==> flow/design.v <==
`timescale 1ns / 1ps
module Contador_Comparador(
	input	clk, rst,
	input enable,
	output reg iguales	
	);
reg [25:0] CuentaCada20ns;
always @ (posedge rst or posedge clk) 
	begin
	  if (rst) CuentaCada20ns <= 0;  
	  else if (iguales) CuentaCada20ns <= 0;
			else if (enable) CuentaCada20ns <= CuentaCada20ns +1;
			else CuentaCada20ns <= CuentaCada20ns;
	end
always @(CuentaCada20ns)
	begin
		if (CuentaCada20ns == 5_000) 
			iguales = 'b1; 
		else iguales = 0;
end
endmodule
`timescale 1ns / 1ps
module Debouncer(
    input Clock,
    input Reset,
    input Switch,
    output reg One_Shot,
	 output reg Sw_Clean
    );
	 parameter [2:0] Ini  = 'b000;
	 parameter [2:0] Shot = 'b001;
	 parameter [2:0] Off1 = 'b011;
	 parameter [2:0] Sw_1 = 'b010;
	 parameter [2:0] Off2 = 'b110;
	 wire Delay_End;
	 reg [2:0] Status;
	 always @ (posedge Reset, posedge Clock)
		begin
			if (Reset)
				Status <= Ini;
			else
				case (Status)
					Ini: if (Switch)
						Status <= Shot;
					else
						Status <= Ini; 
					Shot: Status <= Off1;
					Off1: if (Delay_End)
						Status <= Sw_1;
					else
						Status <= Off1;
					Sw_1: if (~Switch)
						Status <= Off2;
					else
						Status <= Sw_1;
					Off2: if (Delay_End)
						Status <= Ini;
					else
						Status <= Off2;
					default: Status <= Ini;
				endcase
		end
	always @ (Status)
		begin
			case (Status)
				Ini:  begin One_Shot = 'b0; Sw_Clean = 'b0; end
				Shot: begin One_Shot = 'b1; Sw_Clean = 'b0; end
				Off1: begin One_Shot = 'b0; Sw_Clean = 'b1; end
				Sw_1: begin One_Shot = 'b0; Sw_Clean = 'b0; end
				Off2: begin One_Shot = 'b0; Sw_Clean = 'b1; end
				default: begin One_Shot = 'b0; Sw_Clean = 'b0; end
			endcase
		end
	Contador_Comparador CC(.clk(Clock), .rst(Reset), .enable(Switch), .iguales(Delay_End));
endmodule
`timescale 1ns / 1ps
module MaquinaEstados(
	input A,
	input B,
	input clk,
	input reset,
	output reg inc,
	output reg dec
);
parameter espera = 'b0000;
parameter a_0    = 'b0001; 
parameter a_1    = 'b0010; 
parameter b_0    = 'b0011; 
parameter b_1    = 'b0100; 
reg [2:0] estado;
always @ (posedge clk, posedge reset)
begin
	if(reset)
		estado <= 0;
	else
	begin
		case(estado)
		espera:
		begin
			if(A == 1 && B == 0) estado <= a_0;
			else if(B == 1 && A == 0) estado <= b_0;
		end
		a_0:
		begin
			if(B)	estado <= a_1;
		end
		b_0:
		begin
			if(A) estado <= b_1;
		end
		a_1:
		begin
			estado <= espera;
		end
		b_1:
		begin
			estado <= espera;
		end
		default:	estado <= espera;
		endcase
	end
end
always @ (estado)
begin
	case(estado)
	espera:
	begin
		inc = 0;
		dec = 0;
	end
	a_0:
	begin
		inc = 0;
		dec = 0;
	end
	b_0:
	begin
		inc = 0;
		dec = 0;
	end
	a_1:
	begin
		inc = 1;
		dec = 0;
	end
	b_1:
	begin
		inc = 0;
		dec = 1;
	end
	default:
	begin
		inc = 0;
		dec = 0;
	end
	endcase
end
endmodule
`timescale 1ns / 1ps
module SumadorRotary #(parameter [11:0] resetValue = 12'd0)(
	input clk,
	input reset,
	input inc,
	input dec,
	output reg [15:0] result
    );
parameter increase = 15;
	always @ (posedge reset or posedge clk)
		begin
		if(reset) result <= resetValue;
		else if(inc)
		begin
			result <= result+increase;
		end
		else if(dec)
		begin
				result <= result-increase;
		end
		end
endmodule
`timescale 1ns / 1ps
module RotaryEncoders #(parameter [11:0] resetValue = 12'd0)(
	input clk,
	input reset,
	input LeftA,
	input LeftB,
	input RightA,
	input RightB,
	output [15:0] result,
	output [15:0] result2,
	output moved		 
    );
	 wire LeftA_shot;
	 wire LeftB_shot;
	 wire RightA_shot;
	 wire RightB_shot;
	 wire increase;
	 wire decrease;
	 wire [15:0] res;
	 wire increase2;
	 wire decrease2;
	 wire [15:0] res2;
	 Debouncer deb1(.Clock(clk), .Reset(reset), .Switch(LeftA), .Sw_Clean(LeftA_shot));
	 Debouncer deb2(.Clock(clk), .Reset(reset), .Switch(LeftB), .Sw_Clean(LeftB_shot));
	 MaquinaEstados maquina1(.A(LeftA_shot), .B(LeftB_shot), .clk(clk), .reset(reset), .inc(increase), .dec(decrease));
	 SumadorRotary #(resetValue) sumador(.clk(clk), .reset(reset), .inc(increase), .dec(decrease), .result(res));
	 Debouncer deb4(.Clock(clk), .Reset(reset), .Switch(RightA), .Sw_Clean(RightA_shot));
	 Debouncer deb3(.Clock(clk), .Reset(reset), .Switch(RightB), .Sw_Clean(RightB_shot));
	 MaquinaEstados maquina2(.A(RightA_shot), .B(RightB_shot), .clk(clk), .reset(reset), .inc(increase2), .dec(decrease2));
	 SumadorRotary #(resetValue) sumador2(.clk(clk), .reset(reset), .inc(increase2), .dec(decrease2), .result(res2));
	 assign result = res;
	 assign result2 = res2;
	 assign moved = increase | decrease | increase2 | decrease2;
endmodule
`timescale 1ns / 1ps
module clockdiv(
	input wire clk,		 
	input wire clr,		 
	output wire dclk,		 
	output wire segclk	 
	);
reg [16:0] q;
always @(posedge clk or posedge clr)
begin
	if (clr == 1)
		q <= 0;
	else
		q <= q + 1;
end
assign segclk = q[16];
assign dclk = q[0];
endmodule
`timescale 1ns / 1ps
module vga640x480(
	input wire clk,			      
	input wire pix_en,		      
	input wire moved,		      
	input wire clr,	           
	input [15:0] posx,
	input [15:0] posy,
	input [15:0] posx2,
	input [15:0] posy2,
	output wire hsync,		  
	output wire vsync,		 
	output reg[2:0] red,	      
	output reg[2:0] green,    
	output reg[1:0] blue,	    
	output [3:0] score1,
	output [3:0] score2
	);
parameter cursor_width  = 20;
parameter cursor_height = 20;
parameter ball_size = 10;
reg [15:0] ball_x;
reg [15:0] ball_y;
localparam [6:0] cursor_size_player1 = 20;
localparam [6:0] cursor_size_player2 = 20;
reg [3:0] player1_score;
reg [3:0] player2_score;
reg [7:0] player1_color;
reg [7:0] player2_color;
parameter hpixels  = 800;        
parameter vlines   = 521;       
parameter hpulse   = 96; 	    
parameter vpulse   = 2; 	   
parameter hbp      = 144; 	  
parameter hfp      = 784; 	 
parameter vbp      = 31;   
parameter vfp      = 511; 
reg [9:0] hc;
reg [9:0] vc;
always @(posedge clk or posedge clr)
begin
	if (clr == 1)
	begin
		hc <= 0;
		vc <= 0;
	end
	else if (pix_en)
	begin
		if (hc < hpixels - 1)
			hc <= hc + 1;
		else
		begin
			hc <= 0;
			if (vc < vlines - 1)
				vc <= vc + 1;
			else
				vc <= 0;
		end
	end
end
assign hsync = (hc < hpulse) ? 0:1;
assign vsync = (vc < vpulse) ? 0:1;
reg printH_player1;
reg printV_player1;
reg printH_ball;
reg printV_ball;
reg printH_player2;
reg printV_player2;
always @*
begin
	printV_player1 = (vc > vbp + posy && vc < vbp + posy + cursor_size_player1);
	printV_player2 = (vc > vbp + posy2 && vc < vbp + posy2 + cursor_size_player2);
	printV_ball    = (vc > vbp + ball_y && vc < vbp + ball_y + ball_size);
end
always @*
begin
	printH_player1 = (hc > hbp + posx && hc < hbp + posx + cursor_size_player1);
	printH_player2 = (hc > hbp + posx2 && hc < hbp + posx2 + cursor_size_player2);
	printH_ball    = (hc > hbp + ball_x && hc < hbp + ball_x + ball_size);
end
always @ (printH_player1, printV_player1, printH_player2, printV_player2, printH_ball, printV_ball, player1_color, player2_color)
begin
	if(printH_player1 && printV_player1 && printH_ball && printV_ball && printH_player2 && printV_player2)
	begin
		red = 3'b101;
		green = 3'b110;
		blue = 2'b01;
	end
	else if(printH_player1 && printV_player1)
	begin
		red = player1_color[7:5];
		green = player1_color[4:2];
		blue = player1_color[1:0];
	end
	else if(printH_player2 && printV_player2)
	begin
		red = player2_color[7:5];
		green = player2_color[4:2];
		blue = player2_color[1:0];
	end
	else if(printH_ball && printV_ball)
	begin
		red = 3'b001;
		green = 3'b111;
		blue = 2'b01;
	end
	else
	begin
		red = 3'b000;
		green = 3'b000;
		blue = 2'b00;
	end
end
reg [8:0] random;
always @(posedge clk or posedge clr)
begin
	if (clr == 1)
		random <= 0;
	else if (pix_en)
	begin
		if (random == 400)
			random <= 0;
		else
			random <= random + 1'b1;
	end
end
reg moved_q;
always @(posedge clk or posedge clr)
begin
	if (clr == 1)
	begin
		moved_q <= 0;
		ball_x <= 300;
		ball_y <= 300;
		player1_score <= 0;
		player2_score <= 0;
		player1_color <= 8'b11100110;
		player2_color <= 8'b00101011;
	end
	else
	begin
		moved_q <= moved;
		if (moved_q)
		begin
			if((ball_x >= posx && ball_x <= posx + cursor_size_player1) && (ball_y >= posy && ball_y <= posy + cursor_size_player1))
			begin
				ball_x <= random[8:0] ;
				ball_y <= random[8:0] ;
				player1_score <= player1_score + 1;
				player1_color <= player1_color+1;
			end
			else if((ball_x >= posx2 && ball_x <= posx2 + cursor_size_player2) && (ball_y >= posy2 && ball_y <= posy2 + cursor_size_player2))
			begin
				ball_x <= random[8:0] ;
				ball_y <= random[8:0] ;
				player2_score <= player2_score + 1;
				player2_color <= player2_color+1;
			end
		end
	end
end
assign score1 = player1_score;
assign score2 = player2_score;
endmodule
`timescale 1ns / 1ps
module nCounter #(parameter integer limit=2, parameter busSize = 4)(
    input clk, enable, rst,
    output reg [busSize-1:0] count,
	 output reg overflow
    );
	 always @ (posedge rst, posedge clk)
	 begin
		if(rst)
		begin
			count<='b0;
			overflow <= 0;
		end
		else
		begin
		overflow <= 0;
		if(count == limit)  
			begin
				count<='b0;
				overflow <= 1;
			end
		else if(enable)
			count<=count+'b1;
		end
	 end
endmodule
`timescale 1ns / 1ps
module Timer #(parameter busSize = 26, parameter binTime = 50_000_000)(
    input clk, enable, rst,
    output reg toggle
    );
	 reg [busSize-1:0] localCount;
	 reg [busSize-1:0] limit;
	always @ (posedge rst, posedge clk) 
	begin
		if (rst) begin localCount <= 0; limit <= binTime; end
		else if (toggle) localCount <= 0;
		else if (enable) localCount <= localCount +1;
	end
	always @ (limit, localCount) 
	begin
		if (localCount == limit) toggle = 'b1; 
		else toggle = 'b0;
	end
endmodule
`timescale 1ns / 1ps
module Mux4_4(
    input [3:0] numA,
	 input [3:0] numB,
	 input [3:0] numC,
	 input [3:0] numD,
    input [1:0] sw,
    output [3:0] out
    );
	 assign out = (sw[0] == 1) ? (sw[1] == 1 ? numD : numB) : (sw[1] == 1 ? numC : numA);
endmodule
`timescale 1ns / 1ps
module bin_to_hex(
    input w,
    input x,
    input y,
    input z,
    output [6:0] num
    );
		assign num[6]= (~w&~x&~y&z)| (~w&x&~y&~z)| (w&x&~y&z)| (w&~x&y&z);
		assign num[5]= (w&x&y&z)| (w&x&y&~z)| (w&x&~y&~z)| (w&~x&y&z)|(~w&x&y&~z)|(~w&x&~y&z);
		assign num[4]= (~w&~x&y&~z)| (w&x&~y&~z)| (w&x&y);
		assign num[3]= (x&y&z)| (~x&~y&z)| (w&~x&y&~z)| (~w&x&~y&~z);
		assign num[2]= (~w&z)| (~x&~y&z)| (~w&x&~y);
		assign num[1] = (~w&~x&~y&z)| (~w&~x&y&z)| (~w&~x&y&~z)| (~w&x&y&z)| (w&x&~y&z);
		assign num[0]= (~w&~x&~y)| (~w&x&y&z)| (w&x&~y&~z);
endmodule
`timescale 1ns / 1ps
module Display(
	 input clk,
	 input rst,
	 input [3:0]A, 
	 input [3:0]B, 
	 input [3:0]C, 
	 input [3:0]D,
    output [6:0] numOut,
    output [3:0] transistor
    );
	 wire tggl;
	 wire [1:0] switcher;
	 wire [3:0] currentNumber;
	 Timer #(22, 250_000) dispTimer(.clk(clk), .enable(1'b1), .rst(rst), .toggle(tggl));  
	 nCounter #(4, 2) switch(.clk(clk),.count(switcher), .enable(tggl), .rst(rst), .overflow());  
	 Mux4_4 numbers(.sw(switcher), .numA(D), .numB(C), .numC(B), .numD(A), .out(currentNumber));
	 Mux4_4 oneCold(.sw(switcher), .numA(4'b0111), .numB(4'b1011), .numC(4'b1101), .numD(4'b1110), .out(transistor));
	 bin_to_hex converter(.w(currentNumber[3]),.x(currentNumber[2]),.y(currentNumber[1]),.z(currentNumber[0]), .num(numOut));	 
endmodule
`timescale 1ns / 1ps
module SuperBallPickupMasterRotaryChampionDeluxe5(
	input LeftA,
	input LeftB,
	input RightA,
	input RightB,
	input LeftA2,
	input LeftB2,
	input RightA2,
	input RightB2,
	input wire clk,			 
	input wire reset,			 
	output wire [6:0] seg,	 
	output wire [3:0] an,	 
	output wire dp,			 
	output wire [2:0] red,	 
	output wire [2:0] green, 
	output wire [1:0] blue,	 
	output wire hsync,		 
	output wire vsync,			 
	output resetOut
	);
wire segclk;
wire dclk;
assign dp = 1;
wire [15:0] posx;
wire [15:0] posy;
wire [15:0] posx2;
wire [15:0] posy2;
wire moved1;
wire moved2;
RotaryEncoders #(12'd100) rot(.clk(clk),.reset(reset), .LeftA(LeftA),.LeftB(LeftB),.RightA(RightA),.RightB(RightB),.result(posx),.result2(posy),.moved(moved1));
RotaryEncoders #(12'd400) rot2(.clk(clk),.reset(reset), .LeftA(LeftA2),.LeftB(LeftB2),.RightA(RightA2),.RightB(RightB2),.result(posx2),.result2(posy2),.moved(moved2));
clockdiv U1(.clk(clk),.clr(reset),.segclk(segclk),.dclk(dclk));
wire [3:0] score1;
wire [3:0] score2;
vga640x480 U3(.clk(clk),.pix_en(~dclk),.moved(moved1 | moved2),.clr(reset),.hsync(hsync),.vsync(vsync), .posx(posx), .posy(posy),  .posx2(posx2), .posy2(posy2), .red(red),.green(green),.blue(blue),.score1(score1),.score2(score2));
Display outputDisp(.clk(clk),.rst(reset),.A(4'b0001),.B(score1),.C(4'b0010),.D(score2),.numOut(seg),.transistor(an));
assign resetOut = reset;
endmodule
---- Tool chain data of SuperBallPickupMasterRotaryChampionDeluxe5 ----
The steps from the RTL of SuperBallPickupMasterRotaryChampionDeluxe5 to its reports follow in flow order.
Lines are those of the file above, counted from 1.
Operators carry their Yosys type and port widths (W data, S select, Z words).
Cell names lack the library's common part.
A cell with n/a has no value.
set-up
  top ..................................... SuperBallPickupMasterRotaryChampionDeluxe5
  clock port .............................. clk
  library ................................. sky130hd
  library corner .......................... tt_025C_1v80

---- Word-level counts ----
Yosys after proc, flatten, opt, wreduce and memory -nomap, before mapping. Memory bits, and registers merged into a memory's read port (data or address), are not among the register bits. Print and check cells are not counted.
bit counts
  flip-flop bits (word level) ............. 419
  input port bits ......................... 10
  output and inout port bits .............. 23
  cells after elaboration ................. 447
cells by class
  $add $sub $neg .......................... 42
  magnitude comparators ................... 24
  eq/ne operators ......................... 70
  muxes and demuxes ....................... 135
  bitwise gates (word level) .............. 72
  reduce/logical cells .................... 68
operators with widths
  kind                     number
  $mux W26                 16
  $add A26 B1 Y26 const B  8
  $eq A26 B13 Y1 const B   8
  $gt A10 B32 Y1           6
  $lt A10 B32 Y1           6
  $mux W16                 10
  $add A32 B5 Y32 const B  4
  $mux W3                  40
  $pmux W3 S5              8
  $eq A3 B2 Y1 const B     24
  $ge A16 B16 Y1           4
  $le A16 B16 Y1           4
  $add A16 B4 Y16 const B  4
  $sub A16 B4 Y16 const B  4
  $add A16 B5 Y16 const B  4
  $add A32 B4 Y32 const B  2
  $add A5 B16 Y17 const A  3
  $add A8 B16 Y17 const A  3
  $mux W1                  45
  $eq A3 B1 Y1 const B     12
  $eq A3 B3 Y1 const B     12
  $logic_not A3 Y1         12
  $pmux W3 S3              4
  $and A1 B1 Y1            29
  $or A1 B1 Y1             28
  $logic_and A1 B1 Y1      27
  $reduce_bool A2 Y1       13
  $add A22 B1 Y22 const B  1
Other operator kinds: 22; their cells: 70.

---- Depth ----
Depth = most cells in a row (Yosys ltp): at word level without a register or memory, in the mapped netlist without a sequential cell, where the memories' decode and read muxes count.
depth
  word-level depth ........................ 10
  ABC_AREA ................................ 0
  gate-level depth with buffers ........... 19
  gate-level depth less buffers ........... 18

---- Mapped cells and area ----
The flow's flattened synthesis, as Yosys stat reports it; memories are mapped. The netlist is that of the ABC_AREA named above (0 if unset); the other value can give another one.
cell types
  cell      number  total area (µm²)
  dfrtp_1   383     9.58E+03
  ha_1      296     3.7E+03
  xnor2_1   264     2.31E+03
  xor2_1    148     1.3E+03
  nand2_1   260     975.936
  dfstp_2   37      972.182
  nor2_1    247     927.139
  o21ai_0   149     745.715
  inv_1     179     671.894
  nand3_1   134     670.643
  nand4_1   99      619.344
  a21oi_1   119     595.571
  and3_1    77      481.712
  a21o_1    46      345.331
  nor4_1    54      337.824
  nor3_1    66      330.317
  clkbuf_1  71      266.506
  nor2b_1   37      231.472
Not listed: further types 72, cells in them 420.
synthesis totals
  cell count .............................. 3086
  cell area after synthesis ............... 28543.6 µm²
  sequential part of the area ............. 10556.4 µm²
  flip-flop cells ......................... 420
  buffer cells ............................ 78
By module: a second synthesis without flattening, with its own total; a netlist apart from the flattened one above.
second synthesis, totals
  cells (unflattened synthesis) ........... 3295
  area total of the unflattened synthesis .. 31630.3 µm²
Each row is one instance without its submodules.
modules
  module                                      times used  cells  area (µm²)  sequential area (µm²)
  vga640x480                                  1           1320   10829.1     1592.8
  Contador_Comparador                         8           122    1345.0      650.6
  SumadorRotary (resetValue=100)              2           147    1320.0      404.1
  SumadorRotary (resetValue=400)              2           147    1320.0      404.1
  Debouncer                                   8           14     185.2       126.4
  Timer                                       1           108    1117.3      550.5
  MaquinaEstados                              4           17     202.7       126.4
  clockdiv                                    1           63     764.5       425.4
  bin_to_hex                                  1           34     235.2       0.0
  Mux4_4                                      2           4      105.1       0.0
  nCounter                                    1           8      86.3        50.0
  SuperBallPickupMasterRotaryChampionDeluxe5  1           6      32.5        0.0
  RotaryEncoders (resetValue=100)             1           1      7.5         0.0
  RotaryEncoders (resetValue=400)             1           1      7.5         0.0
  Display                                     1           2      7.5         0.0

---- Worst setup path after synthesis ----
OpenSTA on the mapped netlist: ideal clock, no wires. The path of least setup slack (recovery checks aside). Input and output delay are each 20% of the period. Register names are those of the netlist, which keeps one name where synthesis merged equal registers.
path post-synthesis
  path type ............................... input to output
  start point ............................. input port reset
  end point ............................... output port resetOut
  clock period ............................ 20.0 ns
  input delay ............................. 4.000 ns
  output delay ............................ 4.000 ns
  launch time at the first pin ............ 4.000 ns
  arrival time ............................ 4.119 ns
  data required time ...................... 16.000 ns
  setup slack ............................. 11.881 ns
  delay of the path ....................... 0.119 ns
  stages .................................. 1
  buffers on the path ..................... 1
  period reached after synthesis .......... 8.119 ns
"delay of the path" is the arrival time less input delay plus setup time.
A path that ends at an output port has no setup time.
"stages": output pins that drive a net of the path, with the launching flip-flop's if there is one; two outputs of one cell count as two.
"period reached after synthesis" is the clock period less the worst setup slack; recovery checks do not enter. This is arithmetic on one report: input and output delays are still those of the set period (20% each).
on the way, post-synthesis
  cell sequence ........................... buf_4
  length of the longest elaborated chain .. 0
  elaborated cells between the ends (all ways) .. 0
  RTL lines with such cells ............... 0
ends and longest elaborated chain, post-synthesis
  item         RTL line  RTL
  from (decl)  500       input wire reset,
  to (decl)    509       output resetOut

---- Path in the finished layout ----
Path of least setup slack in the final report of record 1 (OpenROAD, finished layout, wires in). Where an end is a register, its clock arrival counts in the times.
path after layout
  path type ............................... register to output
  start point ............................. register rot.sumador2.result[2]
  end point ............................... output port green[1]
  clock period ............................ 5.73 ns
  output delay ............................ 1.15 ns
  launch time at the first pin ............ 0.64 ns
  arrival time ............................ 4.93 ns
  data required time ...................... 4.58 ns
  setup slack ............................. -0.35 ns
  stages .................................. 19
  buffers on the path ..................... 4
The rows between start and end are the longest chain of elaborated cells between them; the timing report does not say that the signal goes this way. Where chains are equally long, one stands for them.
A line is the first line of the expression or statement that the cell stems from. Yosys adds cells for indexed reads and writes and turns some case tables into memories.
At most two assigning lines are given for a register; there are more.
on the way, after layout
  cell sequence ........................... dfstp_2 buf_4 buf_6 or4_4 a21oi_1 nand3b_1 nand2_1 ha_1 or3_1 o21ai_2 a21oi_2 a31oi_1 o21ai_1 o211ai_1 nand3_2 buf_12 mux2_2 a221o_1 buf_2
  length of the longest elaborated chain .. 10
  elaborated cells between the ends (all ways) .. 12
  classes of those cells .................. 2 x add/sub; 2 x compare; 2 x mux; 6 x reduce/logical
ends and longest elaborated chain, after layout
  item                    RTL line  RTL
  from (decl)             165       output reg [15:0] result
  from (assign)           170       if(reset) result <= resetValue;
  from (assign)           173       result <= result+increase;
  $add A5 B16 Y17         303       printV_player1 = (vc > vbp + posy && vc < vbp + posy + cursor_size_player1);
  $add A32 B5 Y32         303
  $lt A10 B32 Y1          303
  $logic_and A1 B1 Y1     303
  $logic_and A1 B1 Y1 x5  315       if(printH_player1 && printV_player1 && printH_ball && printV_ball && printH_player2 && printV_player2)
  $mux W3                 315
  to (decl)               505       output wire [2:0] green,

Ticket comment

Record of 4 stored runs of the RTL-to-layout flow on SuperBallPickupMasterRotaryChampionDeluxe5, platform sky130hd. The runs are unordered. Constraints: input delay and output delay 20% of the set period each, output load 0.01 pF.
"reached clock period" is the run's clock period less its worst setup slack. It is reckoned from that one timing run; input and output delays stay at 20% of the period that was set.
"critical path time": the worst setup path's part of the clock period (all of it between registers, 20% less for each end at a port) less its slack. A launch clock that arrives late makes it longer, a capture clock that arrives late makes it shorter.
"power consumption" rests on the timing tool's default activity at the inputs, not on a simulated workload.

---- record 1 ----
settings
  ABC_AREA = 0
  CORE_ASPECT_RATIO = 1.78
  CORE_MARGIN = 2
  CTS_CLUSTER_DIAMETER = 24
  GPL_TIMING_DRIVEN = 0
  HOLD_SLACK_MARGIN = 0.28
  MAX_ROUTING_LAYER = met4
  MIN_ROUTING_LAYER = met1
  PLACE_DENSITY = 0.8
  SETUP_SLACK_MARGIN = 0.46
  SLEW_MARGIN = 30
  period_ns = 5.73
  CAP_MARGIN = 20
  CORE_UTILIZATION = 40
results
  final setup TNS ......................... -2.229 ns
  full die area ........................... 73601.7 µm²
  standard-cell area of the final layout .. 34620.7 µm²
  netlist area reported by Yosys .......... 28543.6 µm²
  critical path time ...................... 4.93 ns
  worst setup path kind ................... register to output
  lowest hold slack ....................... 0.399 ns
  utilization of the finished layout ...... 49.0%
  power consumption ....................... 8961 uW
  reached clock period .................... 6.078 ns
  worst setup slack after layout .......... -0.348 ns

---- record 2 ----
settings
  period_ns = 10.1
  CAP_MARGIN = 20
  CORE_MARGIN = 2
  CORE_UTILIZATION = 40
  SLEW_MARGIN = 20
results
  final setup TNS ......................... 0.000 ns
  full die area ........................... 73511.5 µm²
  standard-cell area of the final layout .. 31654.1 µm²
  netlist area reported by Yosys .......... 28543.6 µm²
  critical path time ...................... 5.78 ns
  worst setup path kind ................... register to output
  lowest hold slack ....................... 0.426 ns
  utilization of the finished layout ...... 45.0%
  power consumption ....................... 4127 uW
  reached clock period .................... 7.799 ns
  worst setup slack after layout .......... 2.301 ns

---- record 3 ----
settings
  CAP_MARGIN = 30
  CORE_ASPECT_RATIO = 1.27
  CORE_MARGIN = 5
  CORE_UTILIZATION = 67
  CTS_CLUSTER_DIAMETER = 170
  GPL_TIMING_DRIVEN = 1
  MIN_ROUTING_LAYER = met1
  SLEW_MARGIN = 40
  TNS_END_PERCENT = 60
  period_ns = 8.9
results
  final setup TNS ......................... 0.000 ns
  full die area ........................... 46860.4 µm²
  standard-cell area of the final layout .. 30957.2 µm²
  netlist area reported by Yosys .......... 28543.6 µm²
  critical path time ...................... 5.54 ns
  worst setup path kind ................... register to output
  lowest hold slack ....................... 0.430 ns
  utilization of the finished layout ...... 73.1%
  power consumption ....................... 4498 uW
  reached clock period .................... 7.319 ns
  worst setup slack after layout .......... 1.581 ns

---- record 4 ----
settings
  CAP_MARGIN = 5
  CELL_PAD_IN_SITES_GLOBAL_PLACEMENT = 1
  CORE_UTILIZATION = 65
  CTS_CLUSTER_DIAMETER = 208
  GPL_ROUTABILITY_DRIVEN = 0
  PLACE_DENSITY = 0.91
  SLEW_MARGIN = 0
  period_ns = 16.6
  CORE_MARGIN = 2
results
  final setup TNS ......................... 0.000 ns
  full die area ........................... 45605.7 µm²
  standard-cell area of the final layout .. 31064.8 µm²
  netlist area reported by Yosys .......... 28543.6 µm²
  critical path time ...................... 5.64 ns
  worst setup path kind ................... register to output
  lowest hold slack ....................... 0.430 ns
  utilization of the finished layout ...... 72.0%
  power consumption ....................... 2486 uW
  reached clock period .................... 8.965 ns
  worst setup slack after layout .......... 7.635 ns
